==> flow/design.v <==
`timescale 1ns / 1ps
module pcs_10g_enc_64b66b (
    input  wire        clk,
    input  wire        rst_n,
    input  wire [63:0] xgmii_txd,    
    input  wire [7:0]  xgmii_txc,    
    output reg  [65:0] tx_block,      
    output reg         tx_block_valid,
    output reg         encode_error   
);
reg [65:0] block_next;
reg        error_next;
wire [7:0] d0 = xgmii_txd[ 7: 0];
wire [7:0] d1 = xgmii_txd[15: 8];
wire [7:0] d2 = xgmii_txd[23:16];
wire [7:0] d3 = xgmii_txd[31:24];
wire [7:0] d4 = xgmii_txd[39:32];
wire [7:0] d5 = xgmii_txd[47:40];
wire [7:0] d6 = xgmii_txd[55:48];
wire [7:0] d7 = xgmii_txd[63:56];
wire c0 = xgmii_txc[0];
wire c1 = xgmii_txc[1];
wire c2 = xgmii_txc[2];
wire c3 = xgmii_txc[3];
wire c4 = xgmii_txc[4];
wire c5 = xgmii_txc[5];
wire c6 = xgmii_txc[6];
wire c7 = xgmii_txc[7];
function [6:0] ctrl_encode;
    input [7:0] xgmii_char;
    begin
        case (xgmii_char)
            8'h07:   ctrl_encode = 7'h00;
            8'hFE:  ctrl_encode = 7'h1E;
            default:       ctrl_encode = 7'h1E;  
        endcase
    end
endfunction
function [3:0] ocode_encode;
    input [7:0] xgmii_char;
    begin
        case (xgmii_char)
            8'h9C: ocode_encode = 4'h0;
            8'h5C: ocode_encode = 4'hF;
            default:       ocode_encode = 4'h0;
        endcase
    end
endfunction
always @(*) begin
    block_next = 66'd0;
    error_next = 1'b0;
    if (xgmii_txc == 8'h00) begin
        block_next = {2'b01, xgmii_txd};
    end else if (c0 && d0 == 8'hFB && xgmii_txc[7:1] == 7'h00) begin
        block_next = {2'b10, 8'h33,
                      d7, d6, d5, d4, d3, d2, d1};
    end else if (c0 && d0 == 8'hFD && xgmii_txc[7:1] == 7'h7F) begin
        block_next = {2'b10, 8'h87,
                      ctrl_encode(d7), ctrl_encode(d6),
                      ctrl_encode(d5), ctrl_encode(d4),
                      ctrl_encode(d3), ctrl_encode(d2),
                      ctrl_encode(d1), 7'b0};
    end else if (!c0 && c1 && d1 == 8'hFD && xgmii_txc[7:2] == 6'h3F) begin
        block_next = {2'b10, 8'h99,
                      ctrl_encode(d7), ctrl_encode(d6),
                      ctrl_encode(d5), ctrl_encode(d4),
                      ctrl_encode(d3), ctrl_encode(d2),
                      d0, 6'b0};
    end else if (xgmii_txc[1:0] == 2'b00 && c2 && d2 == 8'hFD && xgmii_txc[7:3] == 5'h1F) begin
        block_next = {2'b10, 8'hAA,
                      ctrl_encode(d7), ctrl_encode(d6),
                      ctrl_encode(d5), ctrl_encode(d4),
                      ctrl_encode(d3),
                      d1, d0, 5'b0};
    end else if (xgmii_txc[2:0] == 3'b000 && c3 && d3 == 8'hFD && xgmii_txc[7:4] == 4'hF) begin
        block_next = {2'b10, 8'hB4,
                      ctrl_encode(d7), ctrl_encode(d6),
                      ctrl_encode(d5), ctrl_encode(d4),
                      d2, d1, d0, 4'b0};
    end else if (xgmii_txc[3:0] == 4'h0 && c4 && d4 == 8'hFD && xgmii_txc[7:5] == 3'h7) begin
        block_next = {2'b10, 8'hCC,
                      ctrl_encode(d7), ctrl_encode(d6),
                      ctrl_encode(d5),
                      d3, d2, d1, d0, 3'b0};
    end else if (xgmii_txc[4:0] == 5'h00 && c5 && d5 == 8'hFD && xgmii_txc[7:6] == 2'h3) begin
        block_next = {2'b10, 8'hD2,
                      ctrl_encode(d7), ctrl_encode(d6),
                      d4, d3, d2, d1, d0, 2'b0};
    end else if (xgmii_txc[5:0] == 6'h00 && c6 && d6 == 8'hFD && c7) begin
        block_next = {2'b10, 8'hE1,
                      ctrl_encode(d7),
                      d5, d4, d3, d2, d1, d0, 1'b0};
    end else if (xgmii_txc[6:0] == 7'h00 && c7 && d7 == 8'hFD) begin
        block_next = {2'b10, 8'hFF,
                      d6, d5, d4, d3, d2, d1, d0};
    end else if (xgmii_txc == 8'hF0 && c4 && d4 == 8'hFB) begin
        block_next = {2'b10, 8'h78,
                      d7, d6, d5, 4'h0, d3, d2, d1, d0};
    end else if (c0 && (d0 == 8'h9C || d0 == 8'h5C) &&
                 xgmii_txc[3:1] == 3'b000 &&
                 c4 && (d4 == 8'h9C || d4 == 8'h5C) &&
                 xgmii_txc[7:5] == 3'b000) begin
        block_next = {2'b10, 8'h2D,
                      d7, d6, d5, ocode_encode(d4),
                      d3, d2, d1, ocode_encode(d0)};
    end else if (c0 && (d0 == 8'h9C || d0 == 8'h5C) &&
                 xgmii_txc[3:1] == 3'b000 &&
                 c4 && d4 == 8'hFB &&
                 xgmii_txc[7:5] == 3'b000) begin
        block_next = {2'b10, 8'h66,
                      d7, d6, d5, 4'h0, d3, d2, d1, ocode_encode(d0)};
    end else if (xgmii_txc == 8'hFF) begin
        block_next = {2'b10, 8'h1E,
                      ctrl_encode(d7), ctrl_encode(d6),
                      ctrl_encode(d5), ctrl_encode(d4),
                      ctrl_encode(d3), ctrl_encode(d2),
                      ctrl_encode(d1), ctrl_encode(d0)};
    end else begin
        block_next = {2'b10, 8'h1E,
                      7'h1E, 7'h1E, 7'h1E, 7'h1E,
                      7'h1E, 7'h1E, 7'h1E, 7'h1E};
        error_next = 1'b1;
    end
end
always @(posedge clk or negedge rst_n) begin
    if (!rst_n) begin
        tx_block       <= {2'b10, 8'h1E, 56'd0};  
        tx_block_valid <= 1'b0;
        encode_error   <= 1'b0;
    end else begin
        tx_block       <= block_next;
        tx_block_valid <= 1'b1;
        encode_error   <= error_next;
    end
end
endmodule
`timescale 1ns / 1ps
module pcs_10g_scrambler (
    input  wire        clk,
    input  wire        rst_n,
    input  wire [65:0] tx_block_in,
    input  wire        tx_block_valid,
    output reg  [65:0] tx_block_out,
    output reg         tx_block_out_valid
);
reg [57:0] lfsr;
reg [63:0] scrambled_data;
reg [57:0] lfsr_next;
integer i;
always @(*) begin
    lfsr_next = lfsr;
    scrambled_data = 64'd0;
    for (i = 0; i < 64; i = i + 1) begin
        scrambled_data[i] = tx_block_in[i] ^ lfsr_next[38] ^ lfsr_next[57];
        lfsr_next = {lfsr_next[56:0], scrambled_data[i]};
    end
end
always @(posedge clk or negedge rst_n) begin
    if (!rst_n) begin
        lfsr               <= 58'h3FF_FFFF_FFFF_FFFF;  
        tx_block_out       <= 66'd0;
        tx_block_out_valid <= 1'b0;
    end else if (tx_block_valid) begin
        lfsr               <= lfsr_next;
        tx_block_out       <= {tx_block_in[65:64], scrambled_data};
        tx_block_out_valid <= 1'b1;
    end else begin
        tx_block_out_valid <= 1'b0;
    end
end
endmodule
`timescale 1ns / 1ps
module pcs_10g_tx_gearbox (
    input  wire        clk,         
    input  wire        rst_n,
    input  wire [65:0] tx_block,
    input  wire        tx_block_valid,
    output reg  [15:0] tx_data,
    output reg  [1:0]  tx_header,
    output reg         tx_data_valid,
    output wire        tx_ready,     
    input  wire        tx_sequence_done  
);
reg [79:0]  shift_reg;
reg [6:0]   bit_count;      
assign tx_ready = (bit_count <= 7'd16);
reg [1:0] stored_header;
reg       header_valid;
always @(posedge clk or negedge rst_n) begin
    if (!rst_n) begin
        shift_reg    <= 80'd0;
        bit_count    <= 7'd0;
        tx_data      <= 16'd0;
        tx_header    <= 2'b00;
        tx_data_valid <= 1'b0;
        stored_header <= 2'b00;
        header_valid  <= 1'b0;
    end else begin
        tx_data_valid <= 1'b0;
        if (tx_block_valid && tx_ready) begin
            stored_header <= tx_block[65:64];
            header_valid  <= 1'b1;
            shift_reg <= shift_reg | ({16'd0, tx_block[63:0]} << bit_count);
            bit_count <= bit_count + 7'd64;
        end
        if (bit_count >= 7'd16 || (tx_block_valid && tx_ready && (bit_count + 7'd64) >= 7'd16)) begin
            if (bit_count >= 7'd16) begin
                tx_data       <= shift_reg[15:0];
                tx_header     <= header_valid ? stored_header : 2'b01;
                tx_data_valid <= 1'b1;
                header_valid  <= 1'b0;
                shift_reg <= shift_reg >> 16;
                bit_count <= bit_count - 7'd16;
            end
        end
    end
end
endmodule
`timescale 1ns / 1ps
module pcs_10g_rx_gearbox (
    input  wire        clk,
    input  wire        rst_n,
    input  wire [15:0] rx_data,
    input  wire [1:0]  rx_header,
    input  wire        rx_data_valid,
    input  wire        rx_header_valid,
    output reg  [65:0] rx_block,
    output reg         rx_block_valid,
    input  wire        slip            
);
reg [81:0]  shift_reg;        
reg [6:0]   bit_count;
reg [6:0]   slip_offset;      
reg [1:0]   pending_header;
reg         has_header;
always @(posedge clk or negedge rst_n) begin
    if (!rst_n) begin
        shift_reg     <= 82'd0;
        bit_count     <= 7'd0;
        rx_block      <= 66'd0;
        rx_block_valid <= 1'b0;
        slip_offset   <= 7'd0;
        pending_header <= 2'b00;
        has_header    <= 1'b0;
    end else begin
        rx_block_valid <= 1'b0;
        if (slip) begin
            if (bit_count > 0) begin
                shift_reg <= shift_reg >> 1;
                bit_count <= bit_count - 7'd1;
            end
            if (slip_offset == 7'd65)
                slip_offset <= 7'd0;
            else
                slip_offset <= slip_offset + 7'd1;
        end
        if (rx_data_valid) begin
            shift_reg <= shift_reg | ({66'd0, rx_data} << bit_count);
            bit_count <= bit_count + 7'd16;
            if (rx_header_valid) begin
                pending_header <= rx_header;
                has_header     <= 1'b1;
            end
        end
        if (bit_count >= 7'd66) begin
            if (has_header) begin
                rx_block <= {pending_header, shift_reg[63:0]};
                shift_reg <= shift_reg >> 64;
                bit_count <= bit_count - 7'd64;
                has_header <= 1'b0;
            end else begin
                rx_block <= shift_reg[65:0];
                shift_reg <= shift_reg >> 66;
                bit_count <= bit_count - 7'd66;
            end
            rx_block_valid <= 1'b1;
        end
    end
end
endmodule
`timescale 1ns / 1ps
module pcs_10g_block_sync (
    input  wire        clk,
    input  wire        rst_n,
    input  wire [1:0]  rx_sync_header,
    input  wire        rx_valid,
    output reg         block_lock,     
    output reg         slip,           
    output reg         hi_ber,         
    output reg  [15:0] sh_valid_cnt,   
    output reg  [15:0] sh_invalid_cnt  
);
localparam [1:0] ST_LOCK_INIT = 2'd0;
localparam [1:0] ST_RESET_CNT = 2'd1;
localparam [1:0] ST_TEST_SH   = 2'd2;
localparam [1:0] ST_LOCKED    = 2'd3;
reg [1:0] state;
wire sh_valid = (rx_sync_header == 2'b01) || (rx_sync_header == 2'b10);
wire sh_invalid = !sh_valid;
reg [12:0] ber_test_cnt;      
reg [5:0]  ber_bad_cnt;       
always @(posedge clk or negedge rst_n) begin
    if (!rst_n) begin
        state          <= ST_LOCK_INIT;
        block_lock     <= 1'b0;
        slip           <= 1'b0;
        hi_ber         <= 1'b1;
        sh_valid_cnt   <= 16'd0;
        sh_invalid_cnt <= 16'd0;
        ber_test_cnt   <= 13'd0;
        ber_bad_cnt    <= 6'd0;
    end else begin
        slip <= 1'b0;  
        if (rx_valid) begin
            case (state)
                ST_LOCK_INIT: begin
                    block_lock <= 1'b0;
                    hi_ber     <= 1'b1;
                    if (sh_valid) begin
                        state        <= ST_RESET_CNT;
                        sh_valid_cnt <= 16'd1;
                    end else begin
                        slip <= 1'b1;
                    end
                end
                ST_RESET_CNT: begin
                    sh_valid_cnt   <= 16'd1;
                    sh_invalid_cnt <= 16'd0;
                    state          <= ST_TEST_SH;
                end
                ST_TEST_SH: begin
                    if (sh_valid) begin
                        sh_valid_cnt <= sh_valid_cnt + 16'd1;
                        if (sh_valid_cnt >= 64 - 1) begin
                            state      <= ST_LOCKED;
                            block_lock <= 1'b1;
                            hi_ber     <= 1'b0;
                            ber_test_cnt <= 13'd0;
                            ber_bad_cnt  <= 6'd0;
                        end
                    end else begin
                        slip  <= 1'b1;
                        state <= ST_LOCK_INIT;
                        sh_valid_cnt <= 16'd0;
                    end
                end
                ST_LOCKED: begin
                    ber_test_cnt <= ber_test_cnt + 13'd1;
                    if (sh_invalid) begin
                        sh_invalid_cnt <= sh_invalid_cnt + 16'd1;
                        ber_bad_cnt    <= ber_bad_cnt + 6'd1;
                    end
                    if (ber_test_cnt >= 13'd8191) begin
                        if (ber_bad_cnt >= 6'd16) begin
                            hi_ber     <= 1'b1;
                            block_lock <= 1'b0;
                            state      <= ST_LOCK_INIT;
                            sh_valid_cnt   <= 16'd0;
                            sh_invalid_cnt <= 16'd0;
                        end else begin
                            hi_ber <= 1'b0;
                        end
                        ber_test_cnt <= 13'd0;
                        ber_bad_cnt  <= 6'd0;
                    end
                end
                default: state <= ST_LOCK_INIT;
            endcase
        end
    end
end
endmodule
`timescale 1ns / 1ps
module pcs_10g_descrambler (
    input  wire        clk,
    input  wire        rst_n,
    input  wire [65:0] rx_block_in,
    input  wire        rx_block_valid,
    output reg  [65:0] rx_block_out,
    output reg         rx_block_out_valid
);
reg [57:0] lfsr;
reg [63:0] descrambled_data;
reg [57:0] lfsr_next;
integer i;
always @(*) begin
    lfsr_next = lfsr;
    descrambled_data = 64'd0;
    for (i = 0; i < 64; i = i + 1) begin
        descrambled_data[i] = rx_block_in[i] ^ lfsr_next[38] ^ lfsr_next[57];
        lfsr_next = {lfsr_next[56:0], rx_block_in[i]};  
    end
end
always @(posedge clk or negedge rst_n) begin
    if (!rst_n) begin
        lfsr               <= 58'h3FF_FFFF_FFFF_FFFF;
        rx_block_out       <= 66'd0;
        rx_block_out_valid <= 1'b0;
    end else if (rx_block_valid) begin
        lfsr               <= lfsr_next;
        rx_block_out       <= {rx_block_in[65:64], descrambled_data};
        rx_block_out_valid <= 1'b1;
    end else begin
        rx_block_out_valid <= 1'b0;
    end
end
endmodule
`timescale 1ns / 1ps
module pcs_10g_dec_64b66b (
    input  wire        clk,
    input  wire        rst_n,
    input  wire [65:0] rx_block,
    input  wire        rx_block_valid,
    output reg  [63:0] xgmii_rxd,
    output reg  [7:0]  xgmii_rxc,
    output reg         decode_error,    
    output reg         rx_data_valid
);
wire [1:0]  sync_header   = rx_block[65:64];
wire [7:0]  block_type    = rx_block[63:56];
wire [55:0] block_payload = rx_block[55:0];
wire [63:0] data_payload  = rx_block[63:0];
function [7:0] ctrl_decode;
    input [6:0] code;
    begin
        case (code)
            7'h00:    ctrl_decode = 8'h07;
            7'h1E:   ctrl_decode = 8'hFE;
            7'h06:     ctrl_decode = 8'h07;
            default:       ctrl_decode = 8'hFE;
        endcase
    end
endfunction
function [7:0] ocode_decode;
    input [3:0] code;
    begin
        case (code)
            4'h0: ocode_decode = 8'h9C;
            4'hF: ocode_decode = 8'h5C;
            default:    ocode_decode = 8'h9C;
        endcase
    end
endfunction
reg [63:0] rxd_next;
reg [7:0]  rxc_next;
reg        err_next;
always @(*) begin
    rxd_next = {8{8'hFE}};
    rxc_next = 8'hFF;
    err_next = 1'b0;
    if (!rx_block_valid) begin
        rxd_next = {8{8'h07}};
        rxc_next = 8'hFF;
    end else if (sync_header == 2'b01) begin
        rxd_next = data_payload;
        rxc_next = 8'h00;
    end else if (sync_header == 2'b10) begin
        case (block_type)
            8'h1E: begin
                rxd_next = {ctrl_decode(block_payload[55:49]),   
                            ctrl_decode(block_payload[48:42]),   
                            ctrl_decode(block_payload[41:35]),   
                            ctrl_decode(block_payload[34:28]),   
                            ctrl_decode(block_payload[27:21]),   
                            ctrl_decode(block_payload[20:14]),   
                            ctrl_decode(block_payload[13: 7]),   
                            ctrl_decode(block_payload[ 6: 0])};  
                rxc_next = 8'hFF;
            end
            8'h33: begin
                rxd_next = {block_payload[55:48],   
                            block_payload[47:40],   
                            block_payload[39:32],   
                            block_payload[31:24],   
                            block_payload[23:16],   
                            block_payload[15: 8],   
                            block_payload[ 7: 0],   
                            8'hFB};          
                rxc_next = 8'h01;
            end
            8'h2D: begin
                rxd_next = {block_payload[55:48],                
                            block_payload[47:40],                
                            block_payload[39:32],                
                            ocode_decode(block_payload[31:28]),  
                            block_payload[27:20],                
                            block_payload[19:12],                
                            block_payload[11: 4],                
                            ocode_decode(block_payload[ 3: 0])}; 
                rxc_next = 8'h11;
            end
            8'h66: begin
                rxd_next = {block_payload[55:48],                
                            block_payload[47:40],                
                            block_payload[39:32],                
                            8'hFB,                        
                            block_payload[27:20],                
                            block_payload[19:12],                
                            block_payload[11: 4],                
                            ocode_decode(block_payload[ 3: 0])}; 
                rxc_next = 8'h11;
            end
            8'h78: begin
                rxd_next = {block_payload[55:48],   
                            block_payload[47:40],   
                            block_payload[39:32],   
                            8'hFB,           
                            block_payload[27:20],   
                            block_payload[19:12],   
                            block_payload[11: 4],   
                            block_payload[ 3: 0], 4'b0};  
                rxc_next = 8'h10;
            end
            8'h87: begin
                rxd_next = {ctrl_decode(block_payload[55:49]),   
                            ctrl_decode(block_payload[48:42]),   
                            ctrl_decode(block_payload[41:35]),   
                            ctrl_decode(block_payload[34:28]),   
                            ctrl_decode(block_payload[27:21]),   
                            ctrl_decode(block_payload[20:14]),   
                            ctrl_decode(block_payload[13: 7]),   
                            8'hFD};                        
                rxc_next = 8'hFF;
            end
            8'h99: begin
                rxd_next = {ctrl_decode(block_payload[55:49]),   
                            ctrl_decode(block_payload[48:42]),   
                            ctrl_decode(block_payload[41:35]),   
                            ctrl_decode(block_payload[34:28]),   
                            ctrl_decode(block_payload[27:21]),   
                            ctrl_decode(block_payload[20:14]),   
                            8'hFD,                         
                            block_payload[13:6]};                 
                rxc_next = 8'hFE;
            end
            8'hAA: begin
                rxd_next = {ctrl_decode(block_payload[55:49]),   
                            ctrl_decode(block_payload[48:42]),   
                            ctrl_decode(block_payload[41:35]),   
                            ctrl_decode(block_payload[34:28]),   
                            ctrl_decode(block_payload[27:21]),   
                            8'hFD,                         
                            block_payload[20:13],                 
                            block_payload[12: 5]};                
                rxc_next = 8'hFC;
            end
            8'hB4: begin
                rxd_next = {ctrl_decode(block_payload[55:49]),   
                            ctrl_decode(block_payload[48:42]),   
                            ctrl_decode(block_payload[41:35]),   
                            ctrl_decode(block_payload[34:28]),   
                            8'hFD,                         
                            block_payload[27:20],                 
                            block_payload[19:12],                 
                            block_payload[11: 4]};                
                rxc_next = 8'hF8;
            end
            8'hCC: begin
                rxd_next = {ctrl_decode(block_payload[55:49]),   
                            ctrl_decode(block_payload[48:42]),   
                            ctrl_decode(block_payload[41:35]),   
                            8'hFD,                         
                            block_payload[34:27],                 
                            block_payload[26:19],                 
                            block_payload[18:11],                 
                            block_payload[10: 3]};                
                rxc_next = 8'hF0;
            end
            8'hD2: begin
                rxd_next = {ctrl_decode(block_payload[55:49]),   
                            ctrl_decode(block_payload[48:42]),   
                            8'hFD,                         
                            block_payload[41:34],                 
                            block_payload[33:26],                 
                            block_payload[25:18],                 
                            block_payload[17:10],                 
                            block_payload[ 9: 2]};                
                rxc_next = 8'hE0;
            end
            8'hE1: begin
                rxd_next = {ctrl_decode(block_payload[55:49]),   
                            8'hFD,                         
                            block_payload[48:41],                 
                            block_payload[40:33],                 
                            block_payload[32:25],                 
                            block_payload[24:17],                 
                            block_payload[16: 9],                 
                            block_payload[ 8: 1]};                
                rxc_next = 8'hC0;
            end
            8'hFF: begin
                rxd_next = {8'hFD,                         
                            block_payload[55:48],                 
                            block_payload[47:40],                 
                            block_payload[39:32],                 
                            block_payload[31:24],                 
                            block_payload[23:16],                 
                            block_payload[15: 8],                 
                            block_payload[ 7: 0]};                
                rxc_next = 8'h80;
            end
            default: begin
                rxd_next = {8{8'hFE}};
                rxc_next = 8'hFF;
                err_next = 1'b1;
            end
        endcase
    end else begin
        rxd_next = {8{8'hFE}};
        rxc_next = 8'hFF;
        err_next = 1'b1;
    end
end
always @(posedge clk or negedge rst_n) begin
    if (!rst_n) begin
        xgmii_rxd    <= {8{8'h07}};
        xgmii_rxc    <= 8'hFF;
        decode_error  <= 1'b0;
        rx_data_valid <= 1'b0;
    end else begin
        xgmii_rxd    <= rxd_next;
        xgmii_rxc    <= rxc_next;
        decode_error  <= err_next;
        rx_data_valid <= rx_block_valid;
    end
end
endmodule
`timescale 1ns / 1ps
module pcs_10g_ber_monitor (
    input  wire        clk,
    input  wire        rst_n,
    input  wire        block_lock,
    input  wire        hi_ber,
    input  wire [15:0] sh_invalid_cnt,
    input  wire        rx_decode_error,
    output reg         pcs_status,        
    output reg         pcs_status_ll,     
    input  wire        status_read,       
    output reg  [15:0] ber_count,         
    output reg  [7:0]  errored_block_count,  
    output reg         rx_link_up         
);
wire pcs_status_raw = block_lock & ~hi_ber;
localparam LINK_TIMER_MAX = 23'd6440000;
reg [22:0] link_timer;
always @(posedge clk or negedge rst_n) begin
    if (!rst_n) begin
        pcs_status        <= 1'b0;
        pcs_status_ll     <= 1'b0;
        ber_count         <= 16'd0;
        errored_block_count <= 8'd0;
        rx_link_up        <= 1'b0;
        link_timer        <= 23'd0;
    end else begin
        pcs_status <= pcs_status_raw;
        if (!pcs_status_raw) begin
            pcs_status_ll <= 1'b0;
        end else if (status_read) begin
            pcs_status_ll <= pcs_status_raw;
        end else if (!pcs_status_ll && pcs_status_raw) begin
            pcs_status_ll <= 1'b1;
        end
        if (!block_lock) begin
            ber_count <= 16'd0;
        end else if (hi_ber) begin
            if (ber_count != 16'hFFFF)  
                ber_count <= ber_count + 16'd1;
        end
        if (!block_lock) begin
            errored_block_count <= 8'd0;
        end else if (rx_decode_error) begin
            if (errored_block_count != 8'hFF)
                errored_block_count <= errored_block_count + 8'd1;
        end
        if (pcs_status_raw) begin
            if (link_timer >= LINK_TIMER_MAX) begin
                rx_link_up <= 1'b1;
            end else begin
                link_timer <= link_timer + 23'd1;
            end
        end else begin
            rx_link_up <= 1'b0;
            link_timer <= 23'd0;
        end
    end
end
endmodule
`timescale 1ns / 1ps
module pcs_10g_top #(
    parameter INIT_IDLE_DISPATCH = 1   
) (
    input  wire        clk,            
    input  wire        rst_n,          
    input  wire [63:0] xgmii_txd,      
    input  wire [7:0]  xgmii_txc,      
    output wire [63:0] xgmii_rxd,      
    output wire [7:0]  xgmii_rxc,      
    output wire [15:0] gth_txdata,     
    output wire [1:0]  gth_txheader,   
    output wire        gth_txdata_valid,
    input  wire [15:0] gth_rxdata,     
    input  wire [1:0]  gth_rxheader,   
    input  wire        gth_rxdata_valid,
    input  wire        gth_rxheader_valid,
    output wire        gth_txsequence_done,  
    input  wire        gth_rxgearboxslip,    
    output wire        block_lock,     
    output wire        hi_ber,         
    output wire        pcs_status,     
    output wire        rx_link_up,     
    output wire        tx_encode_err,  
    output wire        rx_decode_err,  
    output wire [15:0] ber_count,      
    output wire [7:0]  errored_blocks, 
    input  wire        status_read,    
    output wire        pcs_status_ll   
);
wire [65:0] enc_block;
wire        enc_valid;
wire        enc_error;
pcs_10g_enc_64b66b u_encoder (
    .clk            (clk),
    .rst_n          (rst_n),
    .xgmii_txd      (xgmii_txd),
    .xgmii_txc      (xgmii_txc),
    .tx_block        (enc_block),
    .tx_block_valid  (enc_valid),
    .encode_error    (enc_error)
);
assign tx_encode_err = enc_error;
wire [65:0] scr_block;
wire        scr_valid;
pcs_10g_scrambler u_scrambler (
    .clk              (clk),
    .rst_n            (rst_n),
    .tx_block_in       (enc_block),
    .tx_block_valid    (enc_valid),
    .tx_block_out      (scr_block),
    .tx_block_out_valid(scr_valid)
);
pcs_10g_tx_gearbox u_tx_gearbox (
    .clk              (clk),
    .rst_n            (rst_n),
    .tx_block          (scr_block),
    .tx_block_valid    (scr_valid),
    .tx_data           (gth_txdata),
    .tx_header         (gth_txheader),
    .tx_data_valid     (gth_txdata_valid),
    .tx_ready          (),
    .tx_sequence_done  (1'b1)
);
assign gth_txsequence_done = 1'b1;
wire [65:0] rgbox_block;
wire        rgbox_valid;
wire        slip_cmd;
pcs_10g_rx_gearbox u_rx_gearbox (
    .clk              (clk),
    .rst_n            (rst_n),
    .rx_data           (gth_rxdata),
    .rx_header         (gth_rxheader),
    .rx_data_valid     (gth_rxdata_valid),
    .rx_header_valid   (gth_rxheader_valid),
    .rx_block          (rgbox_block),
    .rx_block_valid    (rgbox_valid),
    .slip              (slip_cmd)
);
wire        blk_lock;
wire        blk_hi_ber;
wire [15:0] blk_sh_valid;
wire [15:0] blk_sh_invalid;
pcs_10g_block_sync u_block_sync (
    .clk              (clk),
    .rst_n            (rst_n),
    .rx_sync_header    (rgbox_block[65:64]),
    .rx_valid          (rgbox_valid),
    .block_lock        (blk_lock),
    .slip              (slip_cmd),
    .hi_ber            (blk_hi_ber),
    .sh_valid_cnt      (blk_sh_valid),
    .sh_invalid_cnt    (blk_sh_invalid)
);
assign block_lock = blk_lock;
assign hi_ber     = blk_hi_ber;
wire [65:0] dscr_block;
wire        dscr_valid;
pcs_10g_descrambler u_descrambler (
    .clk                (clk),
    .rst_n              (rst_n),
    .rx_block_in         (rgbox_block),
    .rx_block_valid      (rgbox_valid & blk_lock),
    .rx_block_out        (dscr_block),
    .rx_block_out_valid  (dscr_valid)
);
wire [63:0] dec_rxd;
wire [7:0]  dec_rxc;
wire        dec_error;
wire        dec_valid;
pcs_10g_dec_64b66b u_decoder (
    .clk              (clk),
    .rst_n            (rst_n),
    .rx_block          (dscr_block),
    .rx_block_valid    (dscr_valid),
    .xgmii_rxd         (dec_rxd),
    .xgmii_rxc         (dec_rxc),
    .decode_error      (dec_error),
    .rx_data_valid     (dec_valid)
);
assign xgmii_rxd   = dec_rxd;
assign xgmii_rxc   = dec_rxc;
assign rx_decode_err = dec_error;
pcs_10g_ber_monitor u_ber_monitor (
    .clk                 (clk),
    .rst_n               (rst_n),
    .block_lock          (blk_lock),
    .hi_ber              (blk_hi_ber),
    .sh_invalid_cnt      (blk_sh_invalid),
    .rx_decode_error     (dec_error),
    .pcs_status          (pcs_status),
    .pcs_status_ll       (pcs_status_ll),
    .status_read         (status_read),
    .ber_count           (ber_count),
    .errored_block_count (errored_blocks),
    .rx_link_up          (rx_link_up)
);
endmodule
; Step by step through the tools: pcs_10g_top
; The steps from the RTL of pcs_10g_top to its reports follow in flow order.
; Line numbers count from 1 in the design file above.
; Library cell names are shortened.
; Not given: --
[design]
top_module = pcs_10g_top
clock_port = clk
cell_library = sky130hd
lib_corner = tt_025C_1v80

; Word level
; Counts by Yosys on the flattened word-level netlist (proc, flatten, opt, wreduce; memories kept). Register bits leave out memories and registers merged into their read ports (data or address). Print and check cells are left out. Cells with the same type and inputs are merged into one.
[bits]
ff_bits = 749
inputBits = 96
out_inout_bits = 123
elab_cells = 622
[classes]
n_addsub = 12
cmp = 9
eq_ne = 76
shifts = 2
muxes = 136
logic = 261
n_reduce_logical = 88
[op_table]
columns = cell, count
row1 = 66-bit two-way mux, 14
row2 = 64-bit case mux with 13-bit select, 1
row3 = 82-bit two-way mux, 4
row4 = 1-bit bitwise XOR, 256
row5 = 80-bit two-way mux, 3
row6 = 64-bit two-way mux, 3
row7 = 8-bit equality test (second input constant), 22
row8 = 8-bit two-way mux, 16
row9 = 16-bit two-way mux, 7
row10 = 16-bit by 7-bit left shift with 82-bit output, 1
row11 = 82-bit bitwise OR, 1
row12 = 64-bit by 7-bit left shift with 80-bit output, 1
row13 = 80-bit bitwise OR, 1
row14 = 8-bit case mux with 10-bit select, 1
row15 = 7-bit logical NOT, 10
row16 = 8-bit by 3-bit equality test with 1-bit output (second input constant), 8
row17 = 16-bit case mux with 4-bit select, 1
row18 = 7-bit by 3-bit equality test with 1-bit output (second input constant), 8
row19 = 7-bit two-way mux, 8
row20 = 54-bit two-way mux, 1
row21 = 23-bit two-way mux, 2
row22 = 1-bit two-way mux, 46
row23 = 5-bit two-way mux, 8
row24 = 13-bit two-way mux, 3
row25 = 1-bit logical AND, 36
row26 = 16-bit by 1-bit adder with 16-bit output (second input constant), 2
row27 = 8-bit by 7-bit equality test with 1-bit output (second input constant), 4
row28 = 13-bit case mux with 2-bit select, 1
; Not listed: further kinds 57, cells in them 115.

; Logic depth
; Longest topological path by Yosys (ltp), each cell counted once; first at word level (registers and memories cut), then after technology mapping (sequential cells cut; the memories' decode and read muxes count).
[logic_depth]
word_depth = 20
abc_area = 0
mapped_depth = 16
mapped_depth_nobuf = 11

; After synthesis
; Yosys stat after the flow's synthesis: flattened, memories mapped to cells. It holds for the ABC_AREA given above (unset counts as 0); a run with the other value may have another netlist.
[mapped]
cells = 4327
area_um2 = 40047.2
sequential_area_um2 = 18886.9
ffs = 747
n_buf = 358
[types]
columns = type, count, area_total_um2
row1 = dfrtp_1, 592, 1.48E+04
row2 = dfstp_2, 155, 4.07E+03
row3 = nand2_1, 690, 2.59E+03
row4 = o21ai_0, 410, 2.05E+03
row5 = xnor2_1, 208, 1.82E+03
row6 = clkbuf_1, 306, 1.15E+03
row7 = a21oi_1, 214, 1.07E+03
row8 = mux2_2, 83, 934.646
row9 = xor2_1, 103, 902.115
row10 = nor2_1, 218, 818.285
row11 = mux2i_1, 70, 700.672
row12 = a22oi_1, 81, 608.083
row13 = a222oi_1, 59, 590.566
row14 = inv_1, 145, 544.272
row15 = nand3_1, 84, 420.403
row16 = o211ai_1, 51, 382.867
row17 = a31oi_1, 54, 337.824
row18 = a221oi_1, 38, 332.819
; Other cell types: 72; their cells: 766.
; By module: a second synthesis without flattening, with its own total; a netlist apart from the flattened one above.
[hier_totals]
cells_unflattened = 4356
area_unflattened_um2 = 44270.0
; Each row is one instance without its submodules.
[by_module]
columns = module, instances, n_cells, mod_area_um2, seq_area_um2
row1 = pcs_10g_rx_gearbox, 1, 937, 9004.9, 3978.8
row2 = pcs_10g_descrambler, 1, 327, 6463.7, 3200.6
row3 = pcs_10g_scrambler, 1, 510, 6312.3, 3200.6
row4 = pcs_10g_enc_64b66b, 1, 768, 6018.3, 1707.9
row5 = pcs_10g_dec_64b66b, 1, 684, 5684.2, 1891.8
row6 = pcs_10g_tx_gearbox, 1, 506, 4863.4, 2627.5
row7 = pcs_10g_block_sync, 1, 349, 3283.1, 1453.9
row8 = pcs_10g_ber_monitor, 1, 272, 2622.5, 1251.2
row9 = pcs_10g_top, 1, 3, 17.5, 0.0

; Timing after synthesis
; Path of least setup slack by OpenSTA after synthesis, without wires, with an ideal clock, recovery checks aside; 20% of the period is set as input and as output delay. Where synthesis merged equal registers, the netlist keeps one of their names.
[synth_path]
kind = register to register
from = register u_rx_gearbox.bit_count[2]
to = register u_rx_gearbox.shift_reg[27]
period_ns = 5.0
setup_time_ns = 0.123
launch_ns = 0.000
arrival_ns = 3.280
t_required_ns = 4.877
slack_ns = 1.598
delay_ns = 3.403
stages = 15
path_buffers = 3
synth_period_reached_ns = 3.402
; "delay_ns" is the arrival time less input delay plus setup time.
; "stages": output pins that drive a net of the path, with the launching flip-flop's if there is one; two outputs of one cell count as two.
; "synth_period_reached_ns" is the clock period less the worst setup slack; recovery checks do not enter. This is arithmetic on one report: input and output delays are still those of the set period (20% each).
; Between the ends stands the longest chain of elaborated cells between them, by number of cells; it is not shown to be the way that was timed. Of several equally long chains one is given.
; A line is the first line of the expression or statement that the cell stems from. Yosys adds cells for indexed reads and writes and turns some case tables into memories.
; A register here has more assigning lines than the two given.
[synth_between]
path_cell_list = dfrtp_1 > buf_1 > inv_2 > buf_1 > ha_1 > or3b_2 > nor3_1 > nand2b_1 > inv_2 > nor2_1 > nand2_1 > nand2_1 > clkbuf_1 > nor2_1 > o221a_2
elab_chain_len = 5
cone_cells = 11
cone_lines = 5
cone_classes = compare: 2; shift: 1; mux: 4; logic: 1; reduce/logical: 3
[synth_lines]
columns = item, line
row1 = "start, declared", 232  ; reg [6:0]   bit_count;
row2 = "start, assigned", 250  ; bit_count <= bit_count - 7'd1;
row3 = "start, assigned", 259  ; bit_count <= bit_count + 7'd16;
row4 = 7-bit by 1-bit greater-than comparator with 1-bit output, 248  ; if (bit_count > 0) begin
row5 = 82-bit two-way mux, 248
row6 = 82-bit two-way mux, 247  ; if (slip) begin
row7 = 82-bit two-way mux, 257  ; if (rx_data_valid) begin
row8 = 82-bit two-way mux, 265  ; if (bit_count >= 7'd66) begin
row9 = "end, assigned", 258  ; shift_reg <= shift_reg | ({66'd0, rx_data} << bit_count);
row10 = "end, assigned", 268  ; shift_reg <= shift_reg >> 64;
row11 = "end, declared", 231  ; reg [81:0]  shift_reg;

; Timing after layout
; Path of least setup slack in the final report of flow run 3 (OpenROAD, finished layout, wires in). Where an end is a register, its clock arrival counts in the times.
[layout_path]
kind = register to register
from = register u_rx_gearbox.bit_count[2]
to = register u_rx_gearbox.shift_reg[27]
period_ns = 5.0
setup_time_ns = 0.11
launch_ns = 0.73
arrival_ns = 4.40
t_required_ns = 5.61
slack_ns = 1.21
stages = 13
path_buffers = 1
; Between the ends stands the longest chain of elaborated cells between them, by number of cells; it is not shown to be the way that was timed. Of several equally long chains one is given.
; A register here has more assigning lines than the two given.
[layout_between]
path_cell_list = dfrtp_1 > inv_2 > ha_1 > or3b_2 > nor3_1 > buf_4 > nand2b_4 > inv_4 > nor2_2 > nand2_1 > nand2_1 > nor2_1 > o221a_2
elab_chain_len = 5
cone_cells = 11
cone_lines = 5
cone_classes = compare: 2; shift: 1; mux: 4; logic: 1; reduce/logical: 3
[layout_lines]
columns = item, line
row1 = "start, declared", 232  ; reg [6:0]   bit_count;
row2 = "start, assigned", 250  ; bit_count <= bit_count - 7'd1;
row3 = "start, assigned", 259  ; bit_count <= bit_count + 7'd16;
row4 = 7-bit by 1-bit greater-than comparator with 1-bit output, 248  ; if (bit_count > 0) begin
row5 = 82-bit two-way mux, 248
row6 = 82-bit two-way mux, 247  ; if (slip) begin
row7 = 82-bit two-way mux, 257  ; if (rx_data_valid) begin
row8 = 82-bit two-way mux, 265  ; if (bit_count >= 7'd66) begin
row9 = "end, assigned", 258  ; shift_reg <= shift_reg | ({66'd0, rx_data} << bit_count);
row10 = "end, assigned", 268  ; shift_reg <= shift_reg >> 64;
row11 = "end, declared", 231  ; reg [81:0]  shift_reg;

; Stored flow runs of pcs_10g_top (4 of them; Yosys, OpenROAD, sky130hd). They differ in their settings and are not a sequence. Constraints: input delay and output delay 20% of the set period each, output load 0.01 pF.
; "timing.worst_path_ns": the worst setup path's part of the clock period (all of it between registers, 20% less for each end at a port) less its slack. A launch clock that arrives late makes it longer, a capture clock that arrives late makes it shorter.
; By "totalPower_mw" is meant OpenSTA's value without simulated activity: inputs other than the clock are taken to toggle once in ten clock periods, and the tool carries that through the logic.

[flow run 1: settings]
ABC_AREA = 1
CAP_MARGIN = 5
CELL_PAD_IN_SITES_GLOBAL_PLACEMENT = 1
CORE_ASPECT_RATIO = 0.71
CORE_MARGIN = 6
CORE_UTILIZATION = 70
CTS_CLUSTER_DIAMETER = 383
CTS_CLUSTER_SIZE = 38
GPL_TIMING_DRIVEN = 0
HOLD_SLACK_MARGIN = 0.27
MAX_ROUTING_LAYER = met5
PLACE_DENSITY_LB_ADDON = 0.11
SLEW_MARGIN = 0
TNS_END_PERCENT = 5
period_ns = 2.68
[flow run 1: results]
outcome = unfinished; error FLW-0024 in placement

[flow run 2: settings]
CAP_MARGIN = 5
CELL_PAD_IN_SITES_GLOBAL_PLACEMENT = 1
CORE_MARGIN = 10
CORE_UTILIZATION = 70
CTS_CLUSTER_SIZE = 38
GPL_TIMING_DRIVEN = 0
HOLD_SLACK_MARGIN = 0.27
MAX_ROUTING_LAYER = met5
PLACE_DENSITY_LB_ADDON = 0.11
SLEW_MARGIN = 0
TNS_END_PERCENT = 5
period_ns = 2.99
[flow run 2: results]
outcome = unfinished; error FLW-0024 in placement

[flow run 3: settings]
CORE_UTILIZATION = 15
PLACE_DENSITY_LB_ADDON = 0.02
SLEW_MARGIN = 25
period_ns = 5.0
CAP_MARGIN = 20
CORE_MARGIN = 2
[flow run 3: results]
timing.setup.tns_ns = 0.000
timing.worst_path_ns = 3.79
path_kind = register to register
ys_area_um2 = 40047.2
totalPower_mw = 24.195
setup_worst_slack_ns = 1.211
finish.stdcell_area_um2 = 50352.0
design_die_area_um2 = 271128.0

[flow run 4: settings]
ABC_AREA = 0
CELL_PAD_IN_SITES_GLOBAL_PLACEMENT = 3
CORE_MARGIN = 5
CORE_UTILIZATION = 63
CTS_CLUSTER_DIAMETER = 60
CTS_CLUSTER_SIZE = 67
GPL_ROUTABILITY_DRIVEN = 0
GPL_TIMING_DRIVEN = 0
HOLD_SLACK_MARGIN = 0.0
MAX_ROUTING_LAYER = met4
MIN_ROUTING_LAYER = met2
PLACE_DENSITY_LB_ADDON = 0.02
SETUP_SLACK_MARGIN = 0.09
SLEW_MARGIN = 25
TNS_END_PERCENT = 15
period_ns = 5.06
CAP_MARGIN = 20
[flow run 4: results]
outcome = unfinished; error FLW-0024 in placement
